==> flow/design.v <==
module gamma_mem (
    input logic [4:0] iter,
    output logic [15:0] gamma
);
    assign gamma =  (iter == 5'h0) ? 16'h8000 :
                    (iter == 5'h1) ? 16'h4b90 :
                    (iter == 5'h2) ? 16'h27ed :
                    (iter == 5'h3) ? 16'h1444 :
                    (iter == 5'h4) ? 16'h0a2c :
                    (iter == 5'h5) ? 16'h0517 :
                    (iter == 5'h6) ? 16'h028b :
                    (iter == 5'h7) ? 16'h0145 :
                    (iter == 5'h8) ? 16'h00a2 :
                    (iter == 5'h9) ? 16'h0051 :
                    (iter == 5'ha) ? 16'h0028 :
                    (iter == 5'hb) ? 16'h0014 :
                    (iter == 5'hc) ? 16'h000a :
                    (iter == 5'hd) ? 16'h0005 :
                    (iter == 5'he) ? 16'h0002 :
                    (iter == 5'hf) ? 16'h0001 : 
                                     16'h0000;
endmodule
module signed_lte (
    output logic out, 
    input logic [17:0] opA, 
    input logic [17:0] opB
    );
        assign out = opA[17] ? opB[17] ? opA <=  opB  
                                       : 1           
                             : opB[17] ? 0           
                                       : opA <= opB;  
endmodule
module cordic #(
    parameter D_WIDTH = 16,
    parameter Q_BITS  = 13
)(
    input  logic [15:0] theta,
    input  logic in_valid,
    output logic ready,
    output logic out_valid,
    output logic signed [15:0] sin,
    output logic signed [15:0] cos,
    input logic clk,
    input logic rstb
);
    localparam MAX_ITER = 16;
    reg [4:0] iter;
    reg [1:0] state;
    reg signed [17:0] theta_store;
    reg        [1 :0] domain;
    reg signed [17:0] theta_iter;
    reg signed [17:0] vec [1:0];
    wire [15:0] gamma_i;
    wire sigma;
    always @ (posedge clk or negedge rstb) begin
        if (!rstb) begin
            iter <= 0;
            state <= 0;
            vec[0] <= 18'hffff;
            vec[1] <= 18'h0;
            theta_store <= 18'h0;
            theta_iter  <= 18'h0;
            domain      <= 2'b00;
            ready <= 1;
            out_valid <= 0;
            sin <= 16'h0;
            cos <= 16'h0;
        end else begin
            case (state)
                0 : begin  
                        out_valid <= 0;
                        if (in_valid) begin
                            theta_store[15:0]   <=  (theta[15:14] == 2'b00) ? (theta << 2)             :
                                                    (theta[15:14] == 2'b01) ? (16'h7fff - theta) << 2  :
                                                    (theta[15:14] == 2'b10) ? (theta - 16'h7fff) << 2  :
                                                    (theta[15:14] == 2'b11) ? (16'hffff - theta) << 2  :
                                                    0;
                            domain              <= theta[15:14];
                            theta_store[17:16]  <= 0;
                            state               <= 1;
                            out_valid   <= 0;
                            ready       <= 0;
                            sin         <= 16'h0;
                            cos         <= 16'h0;
                        end
                    end
                1 : begin  
                    if (iter == MAX_ITER) begin
                        iter        <= 0;
                        theta_iter  <= 0;
                        cos     <=  (domain == 2'b00) || (domain == 2'b11)          ? 
                                    (vec[0] * 39797) >>> (17 + 15 - Q_BITS)         :
                                    ~((vec[0] * 39797) >>> (17 + 15 - Q_BITS)) + 1  ;
                        sin     <=  (domain == 2'b00) || (domain == 2'b01)          ? 
                                    (vec[1] * 39797) >>> (17 + 15 - Q_BITS)         :
                                    ~((vec[1] * 39797) >>> (17 + 15 - Q_BITS)) + 1  ;
                        vec[0]  <= 18'hffff;
                        vec[1]  <= 18'h0;
                        state       <= 0;
                        out_valid   <= 1;
                        ready       <= 1;
                    end else begin
                        iter        <=  iter + 1;
                        theta_iter  <=  (sigma)  ? 
                                            theta_iter + gamma_i    :
                                            theta_iter - gamma_i;
                        vec[0]      <=  (sigma)  ?
                                        vec[0] - ( (vec[1][17] ? ~(18'h3ffff >> iter) : 18'h0) | vec[1] >> iter)    :
                                        vec[0] + ( (vec[1][17] ? ~(18'h3ffff >> iter) : 18'h0) | vec[1] >> iter);
                        vec[1]      <=  (sigma)  ?
                                        vec[1] + ( (vec[0][17] ? ~(18'h3ffff >> iter) : 18'h0) | vec[0] >> iter)    :
                                        vec[1] - ( (vec[0][17] ? ~(18'h3ffff >> iter) : 18'h0) | vec[0] >> iter);
                    end
                end
                default : begin
                    iter <= 0;
                    state <= 0;
                    vec[0] <= 17'hffff;
                    vec[1] <= 17'h0;
                    theta_store <= 17'h0;
                    theta_iter  <= 17'h0;
                    ready <= 1;
                    out_valid <= 0;
                    sin <= 16'h0;
                    cos <= 16'h0;
                end
            endcase
        end
    end  
    gamma_mem gm0 (.iter(iter), .gamma(gamma_i));
    signed_lte slte0 (.out(sigma), .opA(theta_iter), .opB(theta_store));
endmodule
module mul #(
  parameter D_WIDTH = 19,
  parameter Q_BITS = 15
) (
  input logic clk,
  input logic signed [D_WIDTH-1:0] a, b,
  output logic signed [D_WIDTH-1:0] out
  );
logic signed [2*D_WIDTH-1:0] multiply;
assign multiply = a * b;
assign out = multiply >>> Q_BITS;
endmodule
module matmul_stage #(
  parameter D_WIDTH = 19,
  parameter Q_BITS = 15
) (
  input logic clk, rstb,
  input logic signed [D_WIDTH-1:0] a_in, b_in, c_in, d_in, e_in, f_in,
  input logic start,
  output logic signed [D_WIDTH-1:0] alpha, beta,
  output logic done
);
enum logic [2:0] {IDLE, MATH0, MATH1, MATH2, MATH3, MATH4, FINISH} state, next_state;
logic signed [D_WIDTH-1:0] a_pass, b_pass, out_pass;   
logic signed [D_WIDTH-1:0] a, a_c, b, b_c, c, c_c, d, d_c, e, e_c, f, f_c;   
logic signed [D_WIDTH-1:0] mult1, mult1_c, mult2, mult2_c;
logic signed [D_WIDTH-1:0] out1, out1_c, out2, out2_c;
mul #(
  .D_WIDTH(D_WIDTH),
  .Q_BITS(Q_BITS)
) mul_inst (
  .clk(clk),
  .a(a_pass),
  .b(b_pass),
  .out(out_pass)
);
always_ff @(posedge clk or negedge rstb) begin
  if (!rstb) begin
    a <= 0;
    b <= 0;
    c <= 0;
    d <= 0; 
    e <= 0;
    f <= 0;
    state <= IDLE;
    mult1 <= 0;
    mult2 <= 0;
    out1  <= 0;
    out2  <= 0;
  end else begin
    a <= a_c;
    b <= b_c;
    c <= c_c;
    d <= d_c;
    e <= e_c;
    f <= f_c;
    state <= next_state;
    mult1 <= mult1_c;
    mult2 <= mult2_c;
    out1  <= out1_c;
    out2  <= out2_c;
  end
end
always_comb begin
  a_c = a;
  b_c = b;
  c_c = c;
  d_c = d;
  e_c = e;
  f_c = f;
  next_state = state;
  mult1_c    = mult1;
  mult2_c    = mult2;
  out1_c     = out1;
  out2_c     = out2;
  a_pass = 0;
  b_pass = 0;
  alpha = 0;
  beta  = 0;
  done  = 0;
  case(state)
    IDLE: begin
      if(start) begin
        a_c = a_in;
        b_c = b_in;
        c_c = c_in;
        d_c = d_in;
        e_c = e_in;
        f_c = f_in;
        next_state = MATH0;
      end
    end
    MATH0: begin
      a_pass     = a;
      b_pass     = e;
      mult1_c    = out_pass;
      next_state = MATH1;
    end
    MATH1: begin
      a_pass     = b;
      b_pass     = f;
      mult2_c    = out_pass;
      next_state = MATH2;
    end
    MATH2: begin
      a_pass     = c;
      b_pass     = e;
      mult1_c    = out_pass;
      out1_c     = mult1 + mult2;
      next_state = MATH3;
    end
    MATH3: begin
      a_pass     = d;
      b_pass     = f;
      mult2_c    = out_pass;
      next_state = MATH4;
    end
    MATH4: begin
      out2_c     = mult1 + mult2;
      next_state = FINISH;
    end
    FINISH: begin
      alpha      = out1;
      beta       = out2;
      done       = 1;
      next_state = IDLE;
    end
  endcase;
end
endmodule
module matmul #(
  parameter D_WIDTH = 19,
  parameter Q_BITS = 15
) (
  input logic clk, rstb,
  input logic signed [D_WIDTH-1:0] a_in, b_in, sin_in, cos_in,
  input logic start,
  input logic [1:0] op_in,
  output logic signed [D_WIDTH-1:0] a_out, b_out,
  output logic done
);
localparam logic signed [D_WIDTH-1:0] one_div_sqrt_3 = 0.5773502692 * (2**Q_BITS);
localparam logic signed [D_WIDTH-1:0] two_div_sqrt_3 = 1.1547005384 * (2**Q_BITS);
localparam logic signed [D_WIDTH-1:0] neg_one_div_2 = -0.5 * (2**Q_BITS);
localparam logic signed [D_WIDTH-1:0] sqrt_3_div_2 = 0.8660254038 * (2**Q_BITS);
localparam logic signed [D_WIDTH-1:0] one_quantized = 1 * (2**Q_BITS);
logic signed [D_WIDTH-1:0] a_pass, b_pass, c_pass, d_pass, e_pass, f_pass;
logic signed [D_WIDTH-1:0] alpha_pass, beta_pass;
logic start_pass, done_pass;
logic signed [D_WIDTH-1:0] a, a_c, b, b_c, sin, sin_c, cos, cos_c;
logic [1:0] op, op_c;
enum logic [1:0] {IDLE, SET, WAIT} state, next_state;
matmul_stage #(
  .D_WIDTH(D_WIDTH),
  .Q_BITS(Q_BITS)
) matmul_stage_inst(
  .clk(clk),
  .rstb(rstb),
  .a_in(a_pass),
  .b_in(b_pass),
  .c_in(c_pass),
  .d_in(d_pass),
  .e_in(e_pass),
  .f_in(f_pass),
  .start(start_pass),
  .alpha(alpha_pass),
  .beta(beta_pass),
  .done(done_pass)
);
always_ff @(posedge clk or negedge rstb) begin
  if (!rstb) begin
    a     <= 0;
    b     <= 0;
    sin   <= 0;
    cos   <= 0;
    op    <= 0;
    state <= IDLE;
  end else begin
    a     <= a_c;
    b     <= b_c;
    sin   <= sin_c;
    cos   <= cos_c;
    op    <= op_c;
    state <= next_state;
  end
end
always_comb begin
  a_c   = a;
  b_c   = b;
  sin_c = sin;
  cos_c = cos;
  op_c  = op;
  next_state = state;
  start_pass = 0;
  a_pass = 0;
  b_pass = 0;
  c_pass = 0;
  d_pass = 0;
  e_pass = 0;
  f_pass = 0;
  done = 0;
  a_out = 0;
  b_out = 0;
  case(state)
    IDLE: begin
      if (start) begin
        a_c = a_in;
        b_c = b_in;
        sin_c = sin_in;
        cos_c = cos_in;
        op_c = op_in;
        next_state = SET;
      end
    end
    SET: begin
      start_pass = 1;
      next_state = WAIT;
      if(op[1]) begin  
        a_pass = cos;
        d_pass = cos;
        e_pass = a;
        f_pass = b;
        if(op[0]) begin  
          b_pass = -sin;
          c_pass = sin; 
        end else begin   
          b_pass = sin;
          c_pass = -sin;
        end
      end else begin   
        a_pass = one_quantized;
        b_pass = 0;
        e_pass = a;
        f_pass = b;
        if(op[0]) begin  
          c_pass = neg_one_div_2;
          d_pass = sqrt_3_div_2;
        end else begin  
          c_pass = one_div_sqrt_3;
          d_pass = two_div_sqrt_3;
        end
      end
    end
    WAIT: begin
      if (done_pass) begin
        a_out = alpha_pass;
        b_out = beta_pass;
        done  = 1;
        next_state = IDLE;
      end
    end
  endcase
end
endmodule
module mult #(
    parameter D_WIDTH = 16,
    parameter Q_BITS  = 13
) (
    input signed [D_WIDTH-1:0] a,
    input signed [D_WIDTH-1:0] b,
    output signed [D_WIDTH-1:0] out
);
    wire signed [2*D_WIDTH-1:0] out_full;
    assign out_full = a * b;
    assign out = out_full[D_WIDTH+Q_BITS-1 : Q_BITS];
endmodule
module pid #(
    parameter D_WIDTH = 16,
    parameter Q_BITS = 13
) (
    input logic                         clk,
    input logic                         rstb,
    input logic                         clear,
    input logic                         iterate_enable,
    input logic signed  [D_WIDTH-1:0]   kp,
    input logic signed  [D_WIDTH-1:0]   ki,
    input logic signed  [D_WIDTH-1:0]   target,
    input logic signed  [D_WIDTH-1:0]   measurement,
    output logic signed [D_WIDTH-1:0]   out,   
    output logic                        out_valid
);
    reg signed  [D_WIDTH-1:0]   mult_a, mult_b;
    wire signed [D_WIDTH-1:0]   mult_out;
    reg         [3:0]           state;
    reg signed  [D_WIDTH-1:0]   curr_error, prev_error;
    reg signed  [D_WIDTH-1:0]   curr_int,   prev_int;    
    always @ (posedge clk or negedge rstb) begin
        if (!rstb) begin
            state       <= 0;
            out         <= 0;
            out_valid   <= 0;
            curr_error  <= 0;
            curr_int    <= 0;
            prev_error  <= 0;
            prev_int    <= 0;
            mult_a      <= 0;
            mult_b      <= 0;
        end else if (clear) begin
            state       <= 0;
            out         <= 0;
            out_valid   <= 0;
            curr_error  <= 0;
            curr_int    <= 0;
            prev_error  <= 0;
            prev_int    <= 0;
            mult_a      <= 0;
            mult_b      <= 0;
        end else begin
            case (state)
                0 : begin  
                    out_valid <= 0;
                    if (iterate_enable) 
                        state <= 1;
                end
                1 : begin  
                    curr_error  <= target - measurement;  
                    mult_a      <= kp;
                    mult_b      <= target - measurement;
                    state <= 2;
                end
                2 : begin  
                    out         <= mult_out;  
                    curr_int    <= curr_error + prev_error;  
                    prev_error  <= curr_error;  
                    mult_a      <= ki;
                    mult_b      <= curr_error + prev_error;
                    state       <= 3;
                end
                3 : begin  
                    curr_int <= mult_out;  
                    state   <= 4;
                end
                4 : begin  
                    curr_int <= curr_int + prev_int;  
                    state   <= 5;
                end
                5 : begin  
                    prev_int    <= curr_int;  
                    out         <= out + curr_int;  
                    out_valid   <= 1;
                    state       <= 0;
                end
                default : begin  
                    state       <= 0;
                    out         <= 0;
                    out_valid   <= 0;
                    curr_error  <= 0;
                    curr_int    <= 0;
                    prev_error  <= 0;
                    prev_int    <= 0;
                    mult_a      <= 0;
                    mult_b      <= 0;
                end                
            endcase
        end
    end
    mult #(
        .D_WIDTH    (D_WIDTH),
        .Q_BITS     (Q_BITS)
    ) mult0 (
        .a      (mult_a),
        .b      (mult_b),
        .out    (mult_out)
    );
endmodule
module v_to_t #(
    parameter D_WIDTH = 16,
    parameter Q_BITS = 13
)(
    input logic [D_WIDTH - 1 : 0] v,
    input logic [D_WIDTH - 1 : 0] top,
    output logic [D_WIDTH - 1 : 0] t
);
    wire [    D_WIDTH - 1 : 0] diff;
    wire [2 * D_WIDTH - 1 : 0] t_long;
    assign diff = ({1'b0, {(D_WIDTH - 1){1'b1}}} - v);
    assign t_long = top * diff;
    assign t = t_long[2 * D_WIDTH - 1 : D_WIDTH];
endmodule
module svm #(
    parameter D_WIDTH = 16,
    parameter Q_BITS = 13
)(
    output logic pwmA, 
    output logic pwmB, 
    output logic pwmC, 
    output logic halt,
    input  logic [D_WIDTH - 1 : 0] vA, 
    input  logic [D_WIDTH - 1 : 0] vB, 
    input  logic [D_WIDTH - 1 : 0] vC, 
    input  logic [D_WIDTH - 1 : 0] periodTop,
    input  logic in_valid,
    output logic out_valid,
    input  logic clk, 
    input  logic rstb
);
    reg [2:0] state;
    reg [D_WIDTH - 1 : 0] counter;
    reg [D_WIDTH - 1 : 0] delta;
    reg rising, calc_ready;
    reg [D_WIDTH - 1 : 0] vA_store, vB_store, vC_store;
    reg [D_WIDTH - 1 : 0] tA, tB, tC;
    wire [D_WIDTH - 1 : 0] v_pass, t_pass;
    wire pwmA_c, pwmB_c, pwmC_c;
    assign v_pass = (state == 1) ? vA :
                    (state == 2) ? vB :
                    (state == 3) ? vC :
                    0;
    assign pwmA_c = calc_ready & (counter >= tA);
    assign pwmB_c = calc_ready & (counter >= tB);
    assign pwmC_c = calc_ready & (counter >= tC);
    assign halt = counter == 0;
    always @ (posedge clk or negedge rstb) begin
        if (!rstb) begin
            counter   <= 0;
            delta     <= 1;
            rising    <= 1;
            out_valid <= 0;
            state     <= 0;
            tA      <= 0;
            tB      <= 0;
            tC      <= 0;
            vA_store <= 0;
            vB_store <= 0;
            vC_store <= 0;
            pwmA    <= 0;
            pwmB    <= 0;
            pwmC    <= 0;
            calc_ready <= 0;
        end else begin
            case (state)
                0 : begin
                    out_valid <= 0;
                    if (in_valid) begin
                        state <= 1;
                        delta <= 1;
                        vA_store <= vA;
                        vB_store <= vB;
                        vC_store <= vC;
                    end
                end
                1 : begin
                    tA <= t_pass;
                    state <= 2;
                end
                2 : begin
                    tB <= t_pass;
                    state <= 3;
                end
                3 : begin
                    tC <= t_pass;
                    state <= 4;
                    calc_ready <= 1;
                end
                4 : begin
                    if (!rising & counter == 1) begin
                        counter     <= 0;
                        state       <= 0;
                        out_valid   <= 1;
                        calc_ready  <= 0;
                        pwmA    <= 0;
                        pwmB    <= 0;
                        pwmC    <= 0;
                    end
                    pwmA    <= pwmA_c;
                    pwmB    <= pwmB_c;
                    pwmC    <= pwmC_c;
                    counter <= counter + delta;
                    delta <=    rising ?    (counter == periodTop - 1)  ? ~delta + 1 : delta     
                                :
                                            (counter == 1)              ? ~delta + 1 : delta;    
                    rising <=   rising ?    (counter == periodTop - 1)  ? ~rising : rising     
                                :
                                            (counter == 1)              ? ~rising : rising;    
                end
                default : begin
                    counter   <= 0;
                    delta     <= 1;
                    rising    <= 1;
                    out_valid <= 0;
                    state     <= 0;
                    tA      <= 0;
                    tB      <= 0;
                    tC      <= 0;
                    vA_store <= 0;
                    vB_store <= 0;
                    vC_store <= 0;
                    pwmA    <= 0;
                    pwmB    <= 0;
                    pwmC    <= 0;
                    calc_ready <= 0;
                end
            endcase
        end
    end
    v_to_t #(
        .D_WIDTH (D_WIDTH)
    ) v2t0 (
        .v   (v_pass),
        .top (periodTop),
        .t   (t_pass)
    );
endmodule
module top #(
    parameter D_WIDTH = 16,
    parameter Q_BITS  = 13
)(
  input logic [D_WIDTH - 1 : 0] angle_in,
  input logic signed [D_WIDTH - 1 : 0] currA_in,
  input logic signed [D_WIDTH - 1 : 0] currB_in,
  input logic signed [D_WIDTH - 1 : 0] currC_in,
  input logic signed [D_WIDTH - 1 : 0] currT_in,
  input logic        [D_WIDTH - 1 : 0] periodTop,
  output logic pwmA_out,
  output logic pwmB_out,
  output logic pwmC_out,
  input logic signed [D_WIDTH - 1 : 0]  kpd, kpq,
  input logic signed [D_WIDTH - 1 : 0]  kid, kiq,
  input logic clear_pid,
  input  logic clk,
  input  logic rstb,
  input  logic valid,
  output logic ready
);
  reg [         15 : 0] angle_r;
  reg [D_WIDTH - 1 : 0] currA_r;
  reg [D_WIDTH - 1 : 0] currB_r;
  reg [D_WIDTH - 1 : 0] currC_r;
  reg [D_WIDTH - 1 : 0] currT_r;
  reg [         15 : 0] periodTop_r;
  reg [4:0]             state;
  reg  [D_WIDTH - 1 : 0] a_in_matmul;
  reg  [D_WIDTH - 1 : 0] b_in_matmul;
  reg  [1:0]             op_in_matmul;
  wire [D_WIDTH - 1 : 0] a_out_matmul;
  wire [D_WIDTH - 1 : 0] b_out_matmul;
  reg [D_WIDTH - 1 : 0] c_out_calc;
  reg [D_WIDTH - 1 : 0] park_d_r, park_q_r;
  reg [D_WIDTH - 1 : 0] va_r, vb_r;
  wire    cordic_out_valid;
  wire    matmul_out_valid;
  wire    pid_d_out_valid;
  wire    pid_q_out_valid;
  wire    svm_out_valid;
  reg     cordic_done;
  reg     clarke_done;
  reg     pid_d_done;
  reg     pid_q_done;
  wire    [         15 : 0] sin, cos;
  wire    [D_WIDTH - 1 : 0] pid_d_out, pid_q_out;
  reg     start_cordic;
  reg     start_matmul;
  reg     start_PID;
  reg     start_svm;
  always @(posedge clk or negedge rstb) begin
    if (!rstb) begin
      angle_r       <= 0;
      currA_r       <= 0;
      currB_r       <= 0;
      currC_r       <= 0;
      currT_r       <= 0;
      periodTop_r   <= 0;
      state         <= 0;
      ready         <= 1;
      start_cordic  <= 0;
      start_matmul  <= 0;
      start_PID     <= 0;
      start_svm     <= 0;
      clarke_done   <= 0;
      cordic_done   <= 0;
      pid_d_done    <= 0;
      pid_q_done    <= 0;
      a_in_matmul   <= 0;
      b_in_matmul   <= 0;
      op_in_matmul  <= 0;
      c_out_calc    <= 0;
      park_d_r      <= 0;
      park_q_r      <= 0;
      va_r          <= 0;
      vb_r          <= 0;
    end else begin
      case (state)
        0 : begin  
          if (valid) begin
            angle_r     <= angle_in;
            currA_r     <= currA_in;
            currB_r     <= currB_in;
            currC_r     <= currC_in;
            currT_r     <= currT_in;
            periodTop_r <= periodTop[15:0];
            state <= 1;
            ready <= 0;
            op_in_matmul  <= 0;
            a_in_matmul   <= currA_in;
            b_in_matmul   <= currB_in;
            start_cordic  <= 1;
            start_matmul  <= 1;
          end
        end
        1 : begin  
          start_cordic  <= 0;
          start_matmul  <= 0;
          if  ((clarke_done      && cordic_out_valid) || 
               (cordic_done      && matmul_out_valid) || 
               (matmul_out_valid && cordic_out_valid)) begin
            clarke_done <= 0;
            cordic_done <= 0;
            op_in_matmul  <= 2;
            a_in_matmul   <= a_out_matmul;
            b_in_matmul   <= b_out_matmul;
            start_matmul <= 1;
            state <= 2;
          end else begin
            clarke_done <= matmul_out_valid ? 1 : clarke_done;
            cordic_done <= cordic_out_valid ? 1 : cordic_done;
          end
        end
        2 : begin  
          start_matmul <= 0;
          if (matmul_out_valid) begin
            park_d_r  <= a_out_matmul;
            park_q_r  <= b_out_matmul;
            start_PID <= 1;
            state <= 3;
          end
        end
        3 : begin  
          start_PID <= 0;
          if (pid_d_out_valid) begin
            op_in_matmul  <= 3;
            a_in_matmul   <= pid_d_out;
            b_in_matmul   <= pid_q_out;
            start_matmul <= 1;
            state <= 4;
          end
        end
        4 : begin  
          start_matmul  <= 0;
          if (matmul_out_valid) begin
            op_in_matmul  <= 1;
            a_in_matmul   <= a_out_matmul;
            b_in_matmul   <= b_out_matmul;
            start_matmul <= 1;
            state <= 5;
          end
        end
        5 : begin  
          start_matmul  <= 0;
          if (matmul_out_valid) begin
            c_out_calc <= - a_out_matmul - b_out_matmul;
            va_r       <= a_out_matmul;
            vb_r       <= b_out_matmul;
            start_svm <= 1;
            state <= 6;
          end
        end
        6 : begin  
          start_svm <= 0;
          if (svm_out_valid) begin
            state <= 0;
            ready <= 1;
          end
        end
        default : begin  
          angle_r       <= 0;
          currA_r       <= 0;
          currB_r       <= 0;
          currC_r       <= 0;
          currT_r       <= 0;
          periodTop_r   <= 0;
          state         <= 0;
          ready         <= 1;
          start_cordic  <= 0;
          start_matmul  <= 0;
          start_PID     <= 0;
          start_svm     <= 0;
          clarke_done   <= 0;
          cordic_done   <= 0;
          a_in_matmul   <= 0;
          b_in_matmul   <= 0;
          op_in_matmul  <= 0;
          c_out_calc    <= 0;
        end
      endcase
    end
  end
    matmul #(
    .D_WIDTH  (D_WIDTH),
    .Q_BITS   (Q_BITS)
  ) matmul0 (
    .clk     (clk),
    .rstb    (rstb),
    .a_in    (a_in_matmul),
    .b_in    (b_in_matmul),
    .sin_in  (sin),
    .cos_in  (cos),
    .start   (start_matmul),
    .op_in   (op_in_matmul),
    .a_out   (a_out_matmul),
    .b_out   (b_out_matmul),
    .done    (matmul_out_valid)
  );
  svm #(
    .D_WIDTH    (D_WIDTH),
    .Q_BITS     (Q_BITS)
  ) svm0 (
    .pwmA       (pwmA_out), 
    .pwmB       (pwmB_out), 
    .pwmC       (pwmC_out), 
    .halt       (),
    .vA         (va_r), 
    .vB         (vb_r), 
    .vC         (c_out_calc), 
    .periodTop  (periodTop_r),
    .in_valid   (start_svm),
    .out_valid  (svm_out_valid),
    .clk        (clk), 
    .rstb       (rstb)
  );
  cordic #(
    .D_WIDTH  (D_WIDTH),
    .Q_BITS   (Q_BITS)
  ) cordic0 (
    .theta      (angle_r),
    .in_valid   (start_cordic),
    .ready      (),
    .out_valid  (cordic_out_valid),
    .sin        (sin),
    .cos        (cos),
    .clk        (clk),
    .rstb       (rstb)
  );
  pid #(
    .D_WIDTH    (D_WIDTH),
    .Q_BITS     (Q_BITS)
  ) pid_d (
    .clk            (clk),
    .rstb           (rstb),
    .clear          (clear_pid),
    .iterate_enable (start_PID),
    .kp             (kpd),
    .ki             (kid),
    .target         (16'b0),
    .measurement    (park_d_r),
    .out            (pid_d_out),
    .out_valid      (pid_d_out_valid)        
  );
  pid #(
    .D_WIDTH    (D_WIDTH),
    .Q_BITS     (Q_BITS)
  ) pid_q (
    .clk            (clk),
    .rstb           (rstb),
    .clear          (clear_pid),
    .iterate_enable (start_PID),
    .kp             (kpq),
    .ki             (kiq),
    .target         (currT_r),
    .measurement    (park_q_r),
    .out            (pid_q_out),
    .out_valid      (pid_q_out_valid)        
  );
endmodule
Tool chain data of top
Tool output for the design above, in the order of the flow.
Lines are those of the file above, counted from 1.
{ "design": {"top": "top", "clock_port": "clk", "cell_library": "sky130hd", "pvt_corner": "tt_025C_1v80"} }

Elaborated design
Source: Yosys, flattened and elaborated. Widths are those after wreduce. Registers that Yosys merges into a memory's read port (data or address) are not register bits. Print and check cells do not count.
{ "op_classes": {"eq_ne": 85, "shifts": 3, "div": 0, "n_mul": 6, "muxes": 193, "reduce_logical": 73, "addsub": 28, "logic": 23, "n_cmp": 4} }
{ "op_table": {"columns": ["cell", "n"], "rows": [
  ["16-bit by 16-bit multiplier with 29-bit output", 3],
  ["18-bit by 17-bit multiplier with 32-bit output with constant B", 2],
  ["16-bit two-way mux", 63],
  ["16-bit case mux with 2-bit select", 18],
  ["16-bit by 16-bit multiplier with 32-bit output", 1],
  ["16-bit case mux with 3-bit select", 7],
  ["16-bit case mux with 4-bit select", 3],
  ["16-bit case mux with 5-bit select", 2],
  ["18-bit two-way mux", 8],
  ["16-bit adder", 8],
  ["18-bit case mux with 2-bit select", 3],
  ["5-bit OR reduction", 10],
  ["16-bit >= comparator", 3],
  ["5-bit two-way mux", 9],
  ["2-bit by 1-bit != test with 1-bit output with constant B", 21],
  ["5-bit by 4-bit equality test with 1-bit output with constant B", 8],
  ["4-bit case mux with 5-bit select", 2],
  ["18-bit adder", 2],
  ["18-bit subtractor", 2],
  ["18-bit OR", 2],
  ["18-bit by 5-bit right shift with 18-bit output", 2],
  ["2-bit AND reduction", 18],
  ["4-bit OR reduction", 9],
  ["5-bit by 3-bit equality test with 1-bit output with constant B", 7],
  ["5-bit case mux with 7-bit select", 1],
  ["13-bit inverter with 16-bit output", 2],
  ["16-bit subtractor", 2],
  ["16-bit by 2-bit adder with 16-bit output with constant B", 2]
]} }
Other operator kinds: 72; their cells: 195.
{ "bits": {"input_bits": 164, "ram_bits": 0, "latchBits": 0, "romBits": 0, "memories": 0, "elab_cells": 490, "ff_bits": 841, "clocked_rd_ports_x_width": 0} }

Logic depth
Yosys ltp: most cells in a row. Word level: on the elaborated netlist, between registers, memories and ports. Mapped: between sequential cells and ports; inverters and the memories' decode and read muxes count.
{ "depth": {"ltp_word": 21, "abc_area": 0, "ltp_mapped": 32, "mapped_depth_nobuf": 29} }

Synthesis result
Yosys stat after the flow's synthesis: flattened, memories mapped to cells. It holds for the ABC_AREA given above (unset counts as 0); a run with the other value may have another netlist.
The area totals of this step are shown rounded.
{ "types": {"columns": ["cell_type", "n"], "rows": [
  ["sky130_fd_sc_hd__fa_1", 1188],
  ["sky130_fd_sc_hd__dfrtp_1", 820],
  ["sky130_fd_sc_hd__ha_1", 893],
  ["sky130_fd_sc_hd__inv_1", 1722],
  ["sky130_fd_sc_hd__nand2_1", 1564],
  ["sky130_fd_sc_hd__o21ai_0", 528],
  ["sky130_fd_sc_hd__xnor2_1", 295],
  ["sky130_fd_sc_hd__and2_1", 327],
  ["sky130_fd_sc_hd__mux2_2", 156],
  ["sky130_fd_sc_hd__nor2_1", 429],
  ["sky130_fd_sc_hd__clkbuf_1", 388],
  ["sky130_fd_sc_hd__a21oi_1", 283],
  ["sky130_fd_sc_hd__xor2_1", 135],
  ["sky130_fd_sc_hd__a21o_1", 118],
  ["sky130_fd_sc_hd__a22o_1", 98],
  ["sky130_fd_sc_hd__a22oi_1", 94],
  ["sky130_fd_sc_hd__dfstp_2", 26],
  ["sky130_fd_sc_hd__nand3_1", 127]
]} }
Not listed: further types 72, cells in them 1098.
{ "synth_totals": {"cell_count": 10289, "ffs": 846, "mapped_area_um2": 94600, "buffers": 440} }
The figures by module come from a second, unflattened synthesis with its own total; it is not the netlist above.
{ "unflattened": {"hier_cells": 11047, "hier_area_um2": 101000} }
Rows give one instance, submodules left out.
{ "modules": {"columns": ["mod", "cells", "n_inst", "mod_area_um2"], "rows": [
  ["cordic", 2546, 1, 23000],
  ["mult", 984, 2, 8940],
  ["pid", 907, 2, 7780],
  ["mul", 981, 1, 8840],
  ["v_to_t (D_WIDTH=16)", 973, 1, 8730],
  ["top", 813, 1, 7840],
  ["matmul_stage", 667, 1, 7740],
  ["svm", 746, 1, 6550],
  ["matmul", 425, 1, 4120],
  ["signed_lte", 68, 1, 479],
  ["gamma_mem", 46, 1, 322]
]} }

Worst setup path after synthesis
Source: OpenSTA report_checks on the synthesized netlist (no wires, ideal clock, input and output delay 20% of the period each), path of least setup slack; recovery checks are left aside. Register names are those of the netlist, which keeps one name where synthesis merged equal registers.
{ "synth_timing": {"path_type": "reg2reg", "from": "reg svm0.state", "to": "reg svm0.tC[14]", "period_ps": 10000, "required_time_ps": 9866, "t_first_pin_ps": 0, "path_delay_ps": 7394, "n_path_buf": 4, "driving_pins": 31, "setup_time_ps": 134, "path_slack_ps": 2606, "t_arrival_ps": 7260, "synth_period_reached_ps": 7394} }
"path_delay_ps" is the arrival time less input delay plus setup time.
"driving_pins": output pins that drive a net of the path, with the launching flip-flop's if there is one; two outputs of one cell count as two.
"synth_period_reached_ps" is the clock period less the worst setup slack; recovery checks do not enter. This is arithmetic on one report: input and output delays are still those of the set period (20% each).
Where an end lacks its bit number, it is one bit of the signal, or one of the new flip-flops if synthesis recoded a state register.
Between the ends stands the longest chain of elaborated cells between them, by number of cells; it is not shown to be the way that was timed. Of several equally long chains one is given.
Each line given opens the expression or statement behind the cell; cells for indexed reads and writes are added by Yosys, which also makes memories of some case tables.
At most two assigning lines are given for a register; there are more.
{ "synth_via": {"path_cell_list": "sky130_fd_sc_hd__dfrtp_1 sky130_fd_sc_hd__clkbuf_1 sky130_fd_sc_hd__nor2b_1 sky130_fd_sc_hd__clkbuf_1 sky130_fd_sc_hd__clkbuf_1 sky130_fd_sc_hd__a221o_1 sky130_fd_sc_hd__o21ai_1 sky130_fd_sc_hd__clkbuf_1 sky130_fd_sc_hd__nand2_1 sky130_fd_sc_hd__fa_1 sky130_fd_sc_hd__inv_1 sky130_fd_sc_hd__fa_1 sky130_fd_sc_hd__inv_1 sky130_fd_sc_hd__fa_1 sky130_fd_sc_hd__inv_1 sky130_fd_sc_hd__fa_1 sky130_fd_sc_hd__inv_1 sky130_fd_sc_hd__fa_1 sky130_fd_sc_hd__fa_1 sky130_fd_sc_hd__inv_1 sky130_fd_sc_hd__ha_1 sky130_fd_sc_hd__a21oi_1 sky130_fd_sc_hd__o22ai_1 sky130_fd_sc_hd__a311oi_1 sky130_fd_sc_hd__a21oi_1 sky130_fd_sc_hd__o311ai_1 sky130_fd_sc_hd__a21oi_1 sky130_fd_sc_hd__or3_1 sky130_fd_sc_hd__a21oi_1 sky130_fd_sc_hd__xor2_1 sky130_fd_sc_hd__o22ai_1", "elab_chain_len": 7, "cone_cells": 12} }
{ "synth_rtl": {"columns": ["item", "line", "rtl"], "rows": [
  ["start: declaration", 529, "reg [2:0] state;"],
  ["start: assignment", 551, "state     <= 0;"],
  ["start: assignment", 567, "state <= 1;"],
  ["3-bit by 2-bit equality test with 1-bit output", 539, "(state == 3) ? vC :"],
  ["16-bit two-way mux", 539, null],
  ["16-bit two-way mux", 538, "(state == 2) ? vB :"],
  ["16-bit two-way mux", 537, "assign v_pass = (state == 1) ? vA :"],
  ["15-bit by 16-bit subtractor with 16-bit output", 508, "assign diff = ({1'b0, {(D_WIDTH - 1){1'b1}}} - v);"],
  ["16-bit by 16-bit multiplier with 32-bit output", 509, "assign t_long = top * diff;"],
  ["16-bit case mux with 2-bit select", 563, "case (state)"],
  ["end: assignment", 554, "tC      <= 0;"],
  ["end: assignment", 583, "tC <= t_pass;"],
  ["end: declaration", 534, "reg [D_WIDTH - 1 : 0] tA, tB, tC;"]
]} }

Path in the finished layout
From the final timing report of job 1: the path of least setup slack in the routed layout; clock arrival at registers is part of the times.
The path's times are printed in steps of 10 ps; the period is the one set.
{ "layout_timing": {"path_type": "reg2reg", "from": "reg svm0.state", "to": "reg svm0.tC[14]", "required_time_ps": 9360, "t_arrival_ps": 8810, "path_slack_ps": 550, "t_first_pin_ps": 740, "driving_pins": 26, "setup_time_ps": 130, "n_path_buf": 2, "period_ps": 8740} }
Where an end lacks its bit number, it is one bit of the signal, or one of the new flip-flops if synthesis recoded a state register.
Between the ends stands the longest chain of elaborated cells between them, by number of cells; it is not shown to be the way that was timed. Of several equally long chains one is given.
At most two assigning lines are given for a register; there are more.
{ "layout_via": {"path_cell_list": "sky130_fd_sc_hd__dfrtp_1 sky130_fd_sc_hd__inv_1 sky130_fd_sc_hd__buf_4 sky130_fd_sc_hd__o21ai_1 sky130_fd_sc_hd__buf_4 sky130_fd_sc_hd__nand2_1 sky130_fd_sc_hd__fa_1 sky130_fd_sc_hd__inv_1 sky130_fd_sc_hd__fa_1 sky130_fd_sc_hd__fa_1 sky130_fd_sc_hd__inv_1 sky130_fd_sc_hd__fa_1 sky130_fd_sc_hd__inv_1 sky130_fd_sc_hd__fa_1 sky130_fd_sc_hd__fa_1 sky130_fd_sc_hd__ha_1 sky130_fd_sc_hd__a21oi_1 sky130_fd_sc_hd__o22ai_1 sky130_fd_sc_hd__a311oi_1 sky130_fd_sc_hd__a21oi_1 sky130_fd_sc_hd__o311ai_1 sky130_fd_sc_hd__a21oi_1 sky130_fd_sc_hd__or3_1 sky130_fd_sc_hd__a21oi_1 sky130_fd_sc_hd__xor2_1 sky130_fd_sc_hd__o22ai_1", "elab_chain_len": 7, "cone_cells": 12} }
{ "layout_rtl": {"columns": ["item", "line", "rtl"], "rows": [
  ["start: declaration", 529, "reg [2:0] state;"],
  ["start: assignment", 551, "state     <= 0;"],
  ["start: assignment", 567, "state <= 1;"],
  ["3-bit by 2-bit equality test with 1-bit output", 539, "(state == 3) ? vC :"],
  ["16-bit two-way mux", 539, null],
  ["16-bit two-way mux", 538, "(state == 2) ? vB :"],
  ["16-bit two-way mux", 537, "assign v_pass = (state == 1) ? vA :"],
  ["15-bit by 16-bit subtractor with 16-bit output", 508, "assign diff = ({1'b0, {(D_WIDTH - 1){1'b1}}} - v);"],
  ["16-bit by 16-bit multiplier with 32-bit output", 509, "assign t_long = top * diff;"],
  ["16-bit case mux with 2-bit select", 563, "case (state)"],
  ["end: assignment", 554, "tC      <= 0;"],
  ["end: assignment", 583, "tC <= t_pass;"],
  ["end: declaration", 534, "reg [D_WIDTH - 1 : 0] tA, tB, tC;"]
]} }

Data sheet: physical implementation of top

top through Yosys and OpenROAD on sky130hd: 2 stored runs, unordered, with their settings and measured results. The constraints put input and output delay at 20% of the set period each and load the outputs with 0.01 pF.
"timing.achieved_period_ps" is the run's clock period less its worst setup slack. It is reckoned from that one timing run; input and output delays stay at 20% of the period that was set.
"critical_path_time_ps" means the part of the period allowed to the worst setup path (the constraints hold back 20% at inputs and 20% at outputs) less its slack; where the path has registers, the arrival times of their clocks count too.
"fin_power_mw" rests on the timing tool's default activity at the inputs, not on a simulated workload.
"critical_path_time_ps" is known to 10 ps.
The measured numbers are rounded.

Job 1
==> flow/run.sh <==
#!/bin/bash
# the make line also repeats the synthesis and layout settings of config.mk as NAME=value (left out here)
make -C /OpenROAD-flow-scripts/flow DESIGN_CONFIG=/design/flow/config.mk WORK_HOME=/design/flow/orfs CLKGATE_MAP_FILE= finish
==> flow/config.mk <==
export PLATFORM = sky130hd
export DESIGN_NAME = top
export DESIGN_NICKNAME = top
export VERILOG_FILES = /design/flow/design.v
export SDC_FILE = /design/flow/constraint.sdc
export NUM_CORES = 4
export LEC_CHECK = 0
export CAP_MARGIN = 20
export CORE_MARGIN = 2
export CORE_UTILIZATION = 40
export PLACE_DENSITY = 0.6
export SLEW_MARGIN = 20
==> flow/constraint.sdc <==
create_clock -name core_clock -period 8.74 [get_ports {clk}]
set_input_delay 1.7480 -clock core_clock [delete_from_list [all_inputs] [get_ports {clk}]]
set_output_delay 1.7480 -clock core_clock [all_outputs]
set_load 0.01 [all_outputs]

==> results of job 1, as JSON <==
{
  "fin_ws_ps": 550,
  "utilization_pct": 43.8,
  "synthesis_area_um2": 94600,
  "critical_path_time_ps": 8190,
  "path_kind": "reg2reg",
  "total_negative_slack_ps": 0,
  "die_area_um2": 240000,
  "fin_power_mw": 8.91,
  "final_cell_area_um2": 103000,
  "timing.achieved_period_ps": 8190
}

Job 2
==> flow/run.sh <==
#!/bin/bash
# the make line also repeats the synthesis and layout settings of config.mk as NAME=value (left out here)
make -C /OpenROAD-flow-scripts/flow DESIGN_CONFIG=/design/flow/config.mk WORK_HOME=/design/flow/orfs CLKGATE_MAP_FILE= finish
==> flow/config.mk <==
export PLATFORM = sky130hd
export DESIGN_NAME = top
export DESIGN_NICKNAME = top
export VERILOG_FILES = /design/flow/design.v
export SDC_FILE = /design/flow/constraint.sdc
export NUM_CORES = 4
export LEC_CHECK = 0
export CAP_MARGIN = 20
export CORE_MARGIN = 7
export CORE_UTILIZATION = 44
export CTS_CLUSTER_SIZE = 70
export MAX_ROUTING_LAYER = met5
export MIN_ROUTING_LAYER = met2
export PLACE_DENSITY = 0.39
export SETUP_SLACK_MARGIN = 1.3
export SLEW_MARGIN = 20
==> flow/constraint.sdc <==
create_clock -name core_clock -period 5.75 [get_ports {clk}]
set_input_delay 1.1500 -clock core_clock [delete_from_list [all_inputs] [get_ports {clk}]]
set_output_delay 1.1500 -clock core_clock [all_outputs]
set_load 0.01 [all_outputs]

==> results of job 2, as JSON <==
{
  "fin_ws_ps": -1490,
  "utilization_pct": 55.1,
  "synthesis_area_um2": 94600,
  "critical_path_time_ps": 7240,
  "path_kind": "reg2reg",
  "total_negative_slack_ps": -132000,
  "die_area_um2": 228000,
  "fin_power_mw": 14.6,
  "final_cell_area_um2": 118000,
  "timing.achieved_period_ps": 7237
}
